==> flow/design.v <==
module alu(rs1,rs2,alu_control,funct3,funct7,zero,alu_out);
input [31:0] rs1;
input [31:0] rs2;
input [3:0] alu_control;
input [2:0] funct3;
input [6:0] funct7;
output reg zero;             
output reg[31:0] alu_out;
always @(*)begin
	alu_out=0;
	zero=0;
	case(alu_control)
		4'b0000:begin 
			case(funct3)
				0:begin
					if(funct7==7'b0000000)begin 
						alu_out=rs1+rs2;
					end
					else begin 
						alu_out=rs1-rs2;
					end
				end
				1:begin
					alu_out=rs1<<rs2[4:0];
				end
				2:begin
					alu_out=($signed(rs1) < $signed(rs2))?1:0;
				end
				3:begin
					alu_out=(rs1<rs2)?1:0;
				end
				4:begin
					alu_out=rs1^rs2;
				end
				5:begin
					if(funct7==7'b0000000)begin
						alu_out=rs1>>rs2[4:0];
					end
					else begin
						alu_out=$signed(rs1)>>>rs2[4:0];
					end
				end
				6:begin
					alu_out=rs1|rs2;
				end
				default:begin
					alu_out=rs1&rs2;
				end
			endcase
		end
		4'b0001:begin 
			alu_out=rs1+rs2;
		end
		4'b0010:begin 
			case(funct3)
				0:begin
					alu_out=rs1+rs2;
				end
				1:begin
					alu_out=rs1<<rs2[4:0];
				end
				2:begin
					alu_out=($signed(rs1)<$signed(rs2))?1:0;
				end
				3:begin
					alu_out=(rs1<rs2)?1:0;
				end
				4:begin
					alu_out=rs1^rs2;
				end
				5:begin
					if(rs2[11:5]==7'b0000000)begin
						alu_out=rs1>>rs2[4:0];
					end
					else begin
						alu_out=$signed(rs1)>>>rs2[4:0];
					end
				end
				6:begin
					alu_out=rs1|rs2;
				end
				default:begin
					alu_out=rs1&rs2;
				end
			endcase
		end
		4'b0011:begin 
			alu_out=rs1+rs2;
		end
		4'b0100:begin 
			case(funct3)
				0:zero=(rs1==rs2);
				1:zero=(rs1!=rs2);
				4:zero=($signed(rs1)<$signed(rs2));
				5:zero=($signed(rs1)>=$signed(rs2));
				6:zero=(rs1<rs2);
				7:zero=(rs1>=rs2);
				default:zero=0;
			endcase
		end
		4'b0101:begin 
			alu_out=rs2;
		end
		4'b0110:begin 
			alu_out=rs1+rs2;
		end
		default:begin
			alu_out=0;
			zero=0;
		end
	endcase
end
endmodule
module decoder(instr_out,control_signal);
input [31:0] instr_out;
output reg [13:0] control_signal;
always @(*) begin
case (instr_out[6:0])
	7'b0110011:begin 
		control_signal=14'b0000_1100_00_0001;
		end
	7'b0000011:begin 
		control_signal=14'b0001_1110_00_1000;
		end
	7'b0010011:begin 
		control_signal=14'b0010_1100_00_1001;
		end
	7'b0100011:begin 
		control_signal=14'b0011_0101_00_1000;
		end
	7'b1100011:begin 
		control_signal=14'b0100_0100_11_0000;
		end
	7'b0110111:begin 
		control_signal=14'b0101_1111_00_1111;
		end
	7'b1100111:begin 
		control_signal=14'b0110_1011_10_1011;
		end
	7'b0010111:begin 
		control_signal=14'b0111_1100_00_0111;
		end
	7'b1101111:begin 
		control_signal=14'b1000_1000_01_0011;
		end
	default:
		control_signal=14'b0000_0000_00_0000;
endcase
end
endmodule
module immgen(instr,imm);
input [31:0] instr;
output reg [31:0]imm;
always@(*)begin
	case(instr[6:0])
		7'b0000011,7'b0010011,7'b1100111:begin           
			if(instr[31]==1)begin 
				imm={{20{1'b1}},instr[31:20]};
			end
			else begin
				imm={{20{1'b0}},instr[31:20]};
			end
		end
		7'b0100011:begin 
			if(instr[31]==1)begin
				imm = {{20{1'b1}} , instr[31:25] , instr[11:7]};
			end
			else begin
				imm = {{20{1'b0}} , instr[31:25] , instr[11:7]};
			end
		end
		7'b1100011:begin  
			if(instr[31]==1)begin
				imm = {{19{1'b1}} , instr[31] , instr[7] , instr[30:25] , instr[11:8],1'b0};
			end
			else begin
				imm = {{19{1'b0}} , instr[31] , instr[7] , instr[30:25] , instr[11:8],1'b0};
			end
		end
		7'b0010111,7'b0110111:begin 
			imm={instr[31:12],{12{1'b0}}};
		end
		7'b1101111:begin 
			if(instr[31]==1)begin
				imm = {{11{1'b1}} , instr[31] , instr[19:12] , instr[20] , instr[30:21] , 1'b0};
			end
			else begin
				imm = {{11{1'b0}} , instr[31] , instr[19:12] , instr[20] , instr[30:21] , 1'b0};
			end
		end
		default:begin
			imm=0;
		end
	endcase
end
endmodule
module regfile(clk,rs1_addr,rs2_addr,rd_addr,reg_wrt,rd_data,rs1_data,rs2_data);
input clk;
input [4:0] rs1_addr;
input [4:0] rs2_addr;
input [4:0] rd_addr;
input reg_wrt;
input [31:0] rd_data;
output reg[31:0] rs1_data;
output reg[31:0] rs2_data;
reg [31:0] r [1:31];
always@(posedge clk) begin
	rs1_data <= (rs1_addr == 5'd0) ? 32'd0 : r[rs1_addr];
	rs2_data <= (rs2_addr == 5'd0) ? 32'd0 : r[rs2_addr];
	if(reg_wrt && rd_addr != 5'd0)
		r[rd_addr] <= rd_data;
end
endmodule
module CPU(
    input             clk,
    input             rst,
    input      [31:0] data_out,
    input      [31:0] instr_out,
    output reg        instr_read,
    output reg        data_read,
    output reg [31:0] instr_addr,
    output reg [31:0] data_addr,
    output reg [3:0]  data_write,
    output reg [31:0] data_in
);
localparam S_IF  = 2'd0;
localparam S_ID  = 2'd1;
localparam S_EX  = 2'd2;
localparam S_MEM = 2'd3;
reg  [1:0]  state;
reg  [31:0] pc;
reg  [31:0] ir;
reg  [1:0]  ld_off;
wire [13:0] signal;
wire [31:0] rs1_data;
wire [31:0] rs2_data;
wire [31:0] imm;
wire [31:0] src2;
wire        zero;
wire [31:0] alu_out;
wire [31:0] pc_plus_imm;
wire [31:0] pc_plus4;
reg  [31:0] rd_data;
reg         reg_wrt;
reg  [31:0] next_pc;
reg  [31:0] ld_data;
wire [6:0] opcode = ir[6:0];
wire [2:0] funct3 = ir[14:12];
wire is_load   = (opcode == 7'b0000011);
wire is_store  = (opcode == 7'b0100011);
wire is_branch = (opcode == 7'b1100011);
wire is_jal    = (opcode == 7'b1101111);
wire is_jalr   = (opcode == 7'b1100111);
wire is_auipc  = (opcode == 7'b0010111);
decoder decoder(
.instr_out(ir),
.control_signal(signal)
);
regfile regfile(
.clk(clk),
.rs1_addr(instr_out[19:15]),
.rs2_addr(instr_out[24:20]),
.rd_addr(ir[11:7]),
.reg_wrt(reg_wrt),
.rd_data(rd_data),
.rs1_data(rs1_data),
.rs2_data(rs2_data)
);
immgen immgen(
.instr(ir),
.imm(imm)
);
assign pc_plus4    = pc + 32'd4;
assign pc_plus_imm = pc + imm;
assign src2 = signal[3] ? imm : rs2_data;
alu alu(
.rs1(rs1_data),
.rs2(src2),
.alu_control(signal[13:10]),
.funct3(funct3),
.funct7(ir[31:25]),
.zero(zero),
.alu_out(alu_out)
);
always @(*) begin
	case (funct3)
		3'b000: begin
			case (ld_off)
				2'd0: ld_data = {{24{data_out[7]}},  data_out[7:0]};
				2'd1: ld_data = {{24{data_out[15]}}, data_out[15:8]};
				2'd2: ld_data = {{24{data_out[23]}}, data_out[23:16]};
				default: ld_data = {{24{data_out[31]}}, data_out[31:24]};
			endcase
		end
		3'b001: ld_data = ld_off[1] ? {{16{data_out[31]}}, data_out[31:16]}
		                            : {{16{data_out[15]}}, data_out[15:0]};
		3'b100: begin
			case (ld_off)
				2'd0: ld_data = {24'd0, data_out[7:0]};
				2'd1: ld_data = {24'd0, data_out[15:8]};
				2'd2: ld_data = {24'd0, data_out[23:16]};
				default: ld_data = {24'd0, data_out[31:24]};
			endcase
		end
		3'b101: ld_data = ld_off[1] ? {16'd0, data_out[31:16]} : {16'd0, data_out[15:0]};
		default: ld_data = data_out;
	endcase
end
always @(*) begin
	if ((is_branch && zero) || is_jal)
		next_pc = pc_plus_imm;
	else if (is_jalr)
		next_pc = {alu_out[31:1], 1'b0};
	else
		next_pc = pc_plus4;
end
always @(*) begin
	reg_wrt = 1'b0;
	rd_data = alu_out;
	if (state == S_MEM) begin
		reg_wrt = 1'b1;
		rd_data = ld_data;
	end else if (state == S_EX && !is_load) begin
		reg_wrt = signal[9];
		if (is_jal || is_jalr)
			rd_data = pc_plus4;
		else if (is_auipc)
			rd_data = pc_plus_imm;
	end
end
always @(*) begin
	instr_read = (state == S_IF);
	instr_addr = pc;
	data_addr  = alu_out;
	data_read  = (state == S_EX) && is_load;
	data_write = 4'b0000;
	data_in    = rs2_data;
	if (state == S_EX && is_store) begin
		case (funct3)
			3'b000: begin
				data_write = 4'b0001 << alu_out[1:0];
				data_in    = {4{rs2_data[7:0]}};
			end
			3'b001: begin
				data_write = alu_out[1] ? 4'b1100 : 4'b0011;
				data_in    = {2{rs2_data[15:0]}};
			end
			default: data_write = 4'b1111;
		endcase
	end
end
always @(posedge clk) begin
	if (rst) begin
		state <= S_IF;
		pc    <= 32'd0;
	end else begin
		case (state)
			S_IF: state <= S_ID;
			S_ID: begin
				ir    <= instr_out;
				state <= S_EX;
			end
			S_EX: begin
				ld_off <= alu_out[1:0];
				if (is_load) begin
					state <= S_MEM;
				end else begin
					pc    <= next_pc;
					state <= S_IF;
				end
			end
			default: begin
				pc    <= pc_plus4;
				state <= S_IF;
			end
		endcase
	end
end
endmodule
Subject: tool reports on CPU

Hi,

* Tool chain data of CPU
Module CPU before and after one edit of its RTL, step after step.
"original" refers to lines of the RTL above, "edited" to lines of the edited file.
"change": "edited" minus "original" as printed here. "rel. change": 100 x difference / "original".
Operators carry their Yosys type and port widths (W data, S select, Z words).
Library cell names are shortened.
Not given: --
- Design top :: CPU
- Clock port :: clk
- Library :: sky130hd
- Corner :: tt_025C_1v80

* Edit of the RTL
Unified diff, file above to edited file.
This change comes from a script, not from a designer; no optimisation was intended.
#+begin_src diff
@@ -274,4 +274,6 @@
 assign pc_plus_imm = pc + imm;
 assign src2 = signal[3] ? imm : rs2_data;
+wire zero_p, zero_n;
+wire [31:0] alu_out_p, alu_out_n;
 alu alu(
 .rs1(rs1_data),
@@ -280,7 +282,11 @@
 .funct3(funct3),
 .funct7(ir[31:25]),
-.zero(zero),
-.alu_out(alu_out)
-);
+.zero(zero_p),
+.alu_out(alu_out_p)
+);
+alu alu_alt (.rs1(rs1_data), .rs2(src2), .alu_control(~(signal[13:10])), .funct3(funct3),
+    .funct7(ir[31:25]), .zero(zero_n), .alu_out(alu_out_n));
+assign zero = zero_p ^ zero_n;
+assign alu_out = alu_out_p ^ alu_out_n;
 always @(*) begin
 	case (funct3)
#+end_src

* Elaborated design
Source: Yosys, flattened and elaborated, memories not mapped. Widths are those after wreduce. Print and check cells do not count.
Yosys's memory passes give these memory sizes; they may raise the number of words (mostly to a power of two), join words into wider ones and drop unused or constant bits.
** Word-level totals
- flip-flop bits (word level) :: original 68, edited 68, change 0, rel. change 0.00%
- bits in writable memories :: original 992, edited 992, change 0, rel. change 0.00%
- word width x clocked read ports :: original 64, edited 64, change 0, rel. change 0.00%
- memories kept :: original 1, edited 1, change 0, rel. change 0.00%
- bits of input ports :: original 66, edited 66, change 0, rel. change 0.00%
- output and inout port bits :: original 102, edited 102, change 0, rel. change 0.00%
- word-level cells :: original 118, edited 131, change +13, rel. change +11.02%
** Memory list
- words x width with read and write ports :: original regfile.r 31 x 32 bit 2R1W, edited regfile.r 31 x 32 bit 2R1W
** Operators by class
- $add $sub $neg :: original 4, edited 4, change 0, rel. change 0.00%
- magnitude comparators :: original 4, edited 4, change 0, rel. change 0.00%
- equal/unequal tests :: original 30, edited 36, change +6, rel. change +20.00%
- shift operators :: original 4, edited 4, change 0, rel. change 0.00%
- multiplexer cells :: original 42, edited 44, change +2, rel. change +4.76%
- bitwise gates (word level) :: original 5, edited 8, change +3, rel. change +60.00%
- reductions and logical operators :: original 24, edited 26, change +2, rel. change +8.33%
** Operator list
- $eq A4 B3 Y1 const B :: original 3, edited 6, change +3, rel. change +100.00%
- $eq A4 B2 Y1 const B :: original 2, edited 4, change +2, rel. change +100.00%
- $mux W1 :: original 6, edited 7, change +1, rel. change +16.67%
- $pmux W32 S4 :: original 2, edited 3, change +1, rel. change +50.00%
- $reduce_or A3 Y1 :: original 2, edited 3, change +1, rel. change +50.00%
- $eq A4 B1 Y1 const B :: original 1, edited 2, change +1, rel. change +100.00%
- $logic_not A4 Y1 :: original 1, edited 2, change +1, rel. change +100.00%
- $xor A32 B32 Y32 :: original 1, edited 2, change +1, rel. change +100.00%
- $not A4 Y4 :: original 0, edited 1, change +1
- $xor A1 B1 Y1 :: original 0, edited 1, change +1
Operator kinds equal on both sides are left out: 48.

* Depth
Longest topological path by Yosys (ltp), each cell counted once; first at word level (registers and memories cut), then after technology mapping (sequential cells cut; the memories' decode and read muxes count).
** Logic depth
- depth in word-level cells :: original 13, edited 14, change +1, rel. change +7.69%
- ABC_AREA :: original 0, edited 0
- gate-level depth with buffers :: original 28, edited 26, change -2, rel. change -7.14%
- gate-level depth less buffers :: original 21, edited 20, change -1, rel. change -4.76%

* Netlist
Source: synth_stat.txt of the flow (Yosys; design flattened, memories mapped). It holds for the ABC_AREA given above (unset counts as 0); a run with the other value may have another netlist.
** Synthesis totals
- cell count :: original 5421, edited 5374, change -47, rel. change -0.87%
- synthesis area (µm²) :: original 67243.2, edited 66819.1, change -424.1, rel. change -0.63%
- sequential area (µm²) :: original 32811.5, edited 32811.5, change 0.0, rel. change 0.00%
- flip-flops :: original 1126, edited 1126, change 0, rel. change 0.00%
- buffers :: original 420, edited 414, change -6, rel. change -1.43%
** Cell types
- nand3_1 :: original 217, edited 100, change -117, rel. change -53.92%
- mux2i_1 :: original 189, edited 303, change +114, rel. change +60.32%
- mux4_2 :: original 499, edited 413, change -86, rel. change -17.23%
- a221oi_1 :: original 87, edited 166, change +79, rel. change +90.80%
- o21ai_0 :: original 328, edited 266, change -62, rel. change -18.90%
- mux2_2 :: original 87, edited 144, change +57, rel. change +65.52%
- o211ai_1 :: original 108, edited 52, change -56, rel. change -51.85%
- nor2_1 :: original 353, edited 311, change -42, rel. change -11.90%
- nand2_1 :: original 349, edited 319, change -30, rel. change -8.60%
- nor3_1 :: original 111, edited 135, change +24, rel. change +21.62%
- o221ai_1 :: original 52, edited 75, change +23, rel. change +44.23%
- a2111oi_0 :: original 6, edited 26, change +20, rel. change +333.33%
- a21oi_1 :: original 347, edited 366, change +19, rel. change +5.48%
- inv_1 :: original 142, edited 161, change +19, rel. change +13.38%
- clkbuf_1 :: original 272, edited 286, change +14, rel. change +5.15%
- and3_1 :: original 39, edited 25, change -14, rel. change -35.90%
- buf_1 :: original 92, edited 79, change -13, rel. change -14.13%
- a31oi_1 :: original 66, edited 54, change -12, rel. change -18.18%
Cell types equal on both sides are left out: 16.
The list need not be complete.
By module: a second synthesis without flattening, with its own total; a netlist apart from the flattened one above.
** Second synthesis, totals
- cell total of the unflattened synthesis :: original 5072, edited 6794, change +1722, rel. change +33.95%
- area total of the unflattened synthesis (µm²) :: original 66610.1, edited 77805.9, change +11195.8, rel. change +16.81%
Rows give one instance, submodules left out.
** Modules, original
- regfile :: times used 1, cells 2406, area 47396.7 µm², sequential area 31069.8 µm²
- alu :: times used 1, cells 1556, area 10700.3 µm², sequential area 0.0 µm²
- CPU :: times used 1, cells 987, area 7669.9 µm², sequential area 1741.7 µm²
- immgen :: times used 1, cells 79, area 546.8 µm², sequential area 0.0 µm²
- decoder :: times used 1, cells 44, area 296.5 µm², sequential area 0.0 µm²
** Modules, edited
- regfile :: times used 1, cells 2540, area 47600.7 µm², sequential area 31069.8 µm²
- alu :: times used 2, cells 1556, area 10700.3 µm², sequential area 0.0 µm²
- CPU :: times used 1, cells 1019, area 7961.4 µm², sequential area 1741.7 µm²
- immgen :: times used 1, cells 79, area 546.8 µm², sequential area 0.0 µm²
- decoder :: times used 1, cells 44, area 296.5 µm², sequential area 0.0 µm²

* Worst setup path after synthesis
OpenSTA on the mapped netlist: ideal clock, no wires. The path of least setup slack (recovery checks aside). Input and output delay are each 20% of the period. Register names are those of the netlist, which keeps one name where synthesis merged equal registers.
** Timing path after synthesis
- kind :: original reg2reg, edited reg2out
- start point :: original reg ir[5], edited reg ir[2]
- end point :: original mem regfile.r[10][21], edited out data_addr[31]
- period (ns) :: original 15.0, edited 15.0, change 0.0, rel. change 0.00%
- output delay (ns) :: edited 3.000
- library setup time (ns) :: original 0.738
- time at the first pin (ns) :: original 0.000, edited 0.000, change 0.000
- data arrival time (ns) :: original 7.990, edited 5.374, change -2.616, rel. change -32.74%
- data required time (ns) :: original 14.262, edited 12.000, change -2.262, rel. change -15.86%
- path slack (ns) :: original 6.272, edited 6.626, change +0.354
- delay of the path (ns) :: original 8.728, edited 5.374, change -3.354, rel. change -38.43%
- driving pins on the path :: original 24, edited 21, change -3, rel. change -12.50%
- path buffers :: original 7, edited 3, change -4, rel. change -57.14%
- synthesis period reached (ns) :: original 8.728, edited 8.374, change -0.354, rel. change -4.06%
"delay of the path" = arrival - input delay + setup time.
At an output port there is no setup time.
"driving pins on the path" counts driving pins, that of a launching flip-flop among them; a cell with two outputs on the path counts twice.
"synthesis period reached" = period - worst setup slack (recovery checks aside). The figure is calculated, with input and output delays left at 20% of the set period.
On the way, after synthesis, original:
- Path through :: edfxtp_1 > buf_2 > buf_6 > or3b_1 > a21oi_2 > o211ai_1 > and2_1 > buf_6 > inv_2 > clkbuf_1 > buf_1 > clkbuf_1 > ha_1 > clkbuf_1 > a2111o_1 > o21bai_1 > a31oi_1 > o21ai_0 > a31o_2 > xnor2_1 > a221oi_1 > o311ai_1 > a211oi_1 > a2111oi_0
** RTL lines, path after synthesis, original
- from (decl) :: line 232 : reg  [31:0] ir;
- from (assign) :: line 360 : ir <= instr_out;
- to (decl) :: line 206 : reg [31:0] r [1:31];
original: Chain of elaborated cells between the ends: none given.
Nets of the timed path that keep an RTL name, with a line that drives or declares them; the list need not be complete.
** Named nets, after synthesis, original
- data_addr[21] :: line 12 : case(alu_control)
On the way, after synthesis, edited:
- Path through :: edfxtp_1 > nand4bb_1 > nor4b_1 > o211ai_1 > and2_1 > clkinv_1 > buf_1 > buf_2 > buf_1 > ha_1 > o21ai_0 > o21ai_1 > a21o_1 > a311o_1 > a2111oi_0 > o311ai_0 > mux2i_1 > a211oi_1 > a211oi_1 > nor2_1 > nand2_1
** RTL lines, path after synthesis, edited
- from (decl) :: line 232 : reg  [31:0] ir;
- from (assign) :: line 366 : ir <= instr_out;
- to (decl) :: line 222 : output reg [31:0] data_addr,
edited: Chain of elaborated cells between the ends: none given.

* Worst path after layout
From the final timing report of the runs of set A: the path of least setup slack in the routed layout; clock arrival at registers is part of the times.
** Timing path after layout
- kind :: original reg2out, edited reg2out
- start point :: original reg ir[2], edited reg ir[2]
- end point :: original out data_write[3], edited out data_write[0]
- period (ns) :: original 11.5, edited 11.5, change 0.0, rel. change 0.00%
- output delay (ns) :: original 2.30, edited 2.30, change 0.00, rel. change 0.00%
- time at the first pin (ns) :: original 0.75, edited 0.76, change +0.01, rel. change +1.33%
- data arrival time (ns) :: original 8.66, edited 8.46, change -0.20, rel. change -2.31%
- data required time (ns) :: original 9.20, edited 9.20, change 0.00, rel. change 0.00%
- path slack (ns) :: original 0.54, edited 0.74, change +0.20
- driving pins on the path :: original 21, edited 23, change +2, rel. change +9.52%
- path buffers :: original 2, edited 2, change 0, rel. change 0.00%
Between the ends stands the longest chain of elaborated cells between them, by number of cells; it is not shown to be the way that was timed. Of several equally long chains one is given.
A line is the first line of the expression or statement that the cell stems from. Yosys adds cells for indexed reads and writes and turns some case tables into memories.
On the way, after layout, original:
- Path through :: edfxtp_1 > nand4bb_1 > o22ai_2 > and2_1 > a21oi_1 > o21ai_0 > inv_1 > ha_1 > inv_1 > a21oi_1 > nand2_1 > o31ai_1 > nand4_1 > nor4_1 > a21oi_1 > o211ai_1 > o2111ai_1 > o221ai_1 > buf_4 > o21ba_2 > clkdlybuf4s50_1
- Cells in the longest elaborated chain :: 11
- Elaborated cells between the ends (all ways) :: 45
- Those cells by class :: 2 x add/sub; 2 x compare; 14 x eq/ne; 4 x shift; 14 x mux; 3 x logic; 6 x reduce/logical
** RTL lines, path after layout, original
- from (decl) :: line 232 : reg  [31:0] ir;
- from (assign) :: line 360 : ir <= instr_out;
- $eq A7 B5 Y1 :: line 155 : case(instr[6:0])
- $reduce_or A2 Y1 :: line 155
- $pmux W32 S5 :: line 155
- $mux W32 :: line 275 : assign src2 = signal[3] ? imm : rs2_data;
- $lt A32 B32 Y1 :: line 66 : alu_out=(rs1<rs2)?1:0;
- $mux W1 :: line 66
- $pmux W32 S7 :: line 55 : case(funct3)
- $pmux W32 S4 :: line 12 : case(alu_control)
- $shl A1 B2 Y4 :: line 341 : data_write = 4'b0001 << alu_out[1:0];
- $pmux W4 S2 :: line 339 : case (funct3)
- $mux W4 :: line 338 : if (state == S_EX && is_store) begin
- to (decl) :: line 223 : output reg [3:0]  data_write,
On the way, after layout, edited:
- Path through :: edfxtp_1 > nand4bb_1 > or3_1 > nand3_1 > or2_2 > nand2_1 > nor2_1 > a21oi_1 > ha_1 > nor4_1 > nand2_1 > nor2_1 > o21ai_0 > a21oi_1 > o2111ai_1 > nand3_2 > xnor2_1 > a221oi_1 > o22ai_1 > buf_4 > and2_1 > nor2_1 > clkdlybuf4s50_1
- Cells in the longest elaborated chain :: 12
- Elaborated cells between the ends (all ways) :: 55
- Those cells by class :: 2 x add/sub; 2 x compare; 19 x eq/ne; 4 x shift; 15 x mux; 5 x logic; 8 x reduce/logical
** RTL lines, path after layout, edited
- from (decl) :: line 232 : reg  [31:0] ir;
- from (assign) :: line 366 : ir <= instr_out;
- $eq A7 B5 Y1 :: line 155 : case(instr[6:0])
- $reduce_or A2 Y1 :: line 155
- $pmux W32 S5 :: line 155
- $mux W32 :: line 275 : assign src2 = signal[3] ? imm : rs2_data;
- $lt A32 B32 Y1 :: line 66 : alu_out=(rs1<rs2)?1:0;
- $mux W1 :: line 66
- $pmux W32 S7 :: line 55 : case(funct3)
- $pmux W32 S4 :: line 12 : case(alu_control)
- $xor A32 B32 Y32 :: line 290 : assign alu_out = alu_out_p ^ alu_out_n;
- $shl A1 B2 Y4 :: line 347 : data_write = 4'b0001 << alu_out[1:0];
- $pmux W4 S2 :: line 345 : case (funct3)
- $mux W4 :: line 344 : if (state == S_EX && is_store) begin
- to (decl) :: line 223 : output reg [3:0]  data_write,

* Flow runs
Runs of the flow (Yosys, OpenROAD) on both versions; the two runs of a pair have the same settings. The constraints put input and output delay at 20% of the set period each and load the outputs with 0.01 pF.
Flow settings, set A:
- CORE_UTILIZATION :: 45
- period_ns :: 11.5
- CAP_MARGIN :: 20
- CORE_MARGIN :: 2
- SLEW_MARGIN :: 20
** Final reports, set A
- chip area after synthesis (Yosys) (µm²) :: original 67243.2, edited 66819.1, change -424.1, rel. change -0.63%
- die outline area (µm²) :: original 152537.0, edited 151586.0, change -951.0, rel. change -0.62%
- standard-cell area after layout (µm²) :: original 75580.0, edited 75157.1, change -422.9, rel. change -0.56%
- post-route utilization (%) :: original 51.1, edited 50.9, change -0.2
- worst setup slack after layout (ns) :: original 0.540, edited 0.740, change +0.200
- total negative slack on setup checks (ns) :: original 0.000, edited 0.000, change 0.000
- post-route worst hold slack (ns) :: original 0.536, edited 0.535, change -0.001
- power consumption (µW) :: original 11347, edited 11158, change -189, rel. change -1.67%
- clock period achieved (ns) :: original 10.960, edited 10.760, change -0.200, rel. change -1.82%
Flow settings, set B:
- CELL_PAD_IN_SITES_GLOBAL_PLACEMENT :: 2
- CORE_UTILIZATION :: 38
- CTS_CLUSTER_SIZE :: 19
- PLACE_DENSITY_LB_ADDON :: 0.11
- SETUP_SLACK_MARGIN :: 3.34
- SLEW_MARGIN :: 20
- period_ns :: 13.9
- CAP_MARGIN :: 20
- CORE_MARGIN :: 2
** Final reports, set B
- chip area after synthesis (Yosys) (µm²) :: original 67243.2, edited 66819.1, change -424.1, rel. change -0.63%
- die outline area (µm²) :: original 180336.0, edited 179208.0, change -1128.0, rel. change -0.63%
- standard-cell area after layout (µm²) :: original 76622.2, edited 76057.9, change -564.3, rel. change -0.74%
- post-route utilization (%) :: original 43.6, edited 43.7, change +0.1
- worst setup slack after layout (ns) :: original 3.365, edited 3.365, change 0.000
- total negative slack on setup checks (ns) :: original 0.000, edited 0.000, change 0.000
- post-route worst hold slack (ns) :: original 0.585, edited 0.563, change -0.022
- power consumption (µW) :: original 9466, edited 9392, change -74, rel. change -0.78%
- clock period achieved (ns) :: original 10.535, edited 10.535, change 0.000, rel. change 0.00%
"clock period achieved" means the clock period less the worst setup slack. The figure is calculated, with input and output delays left at 20% of the set period.
By "power consumption" is meant OpenSTA's value without simulated activity: inputs other than the clock are taken to toggle once in ten clock periods, and the tool carries that through the logic.

Regards
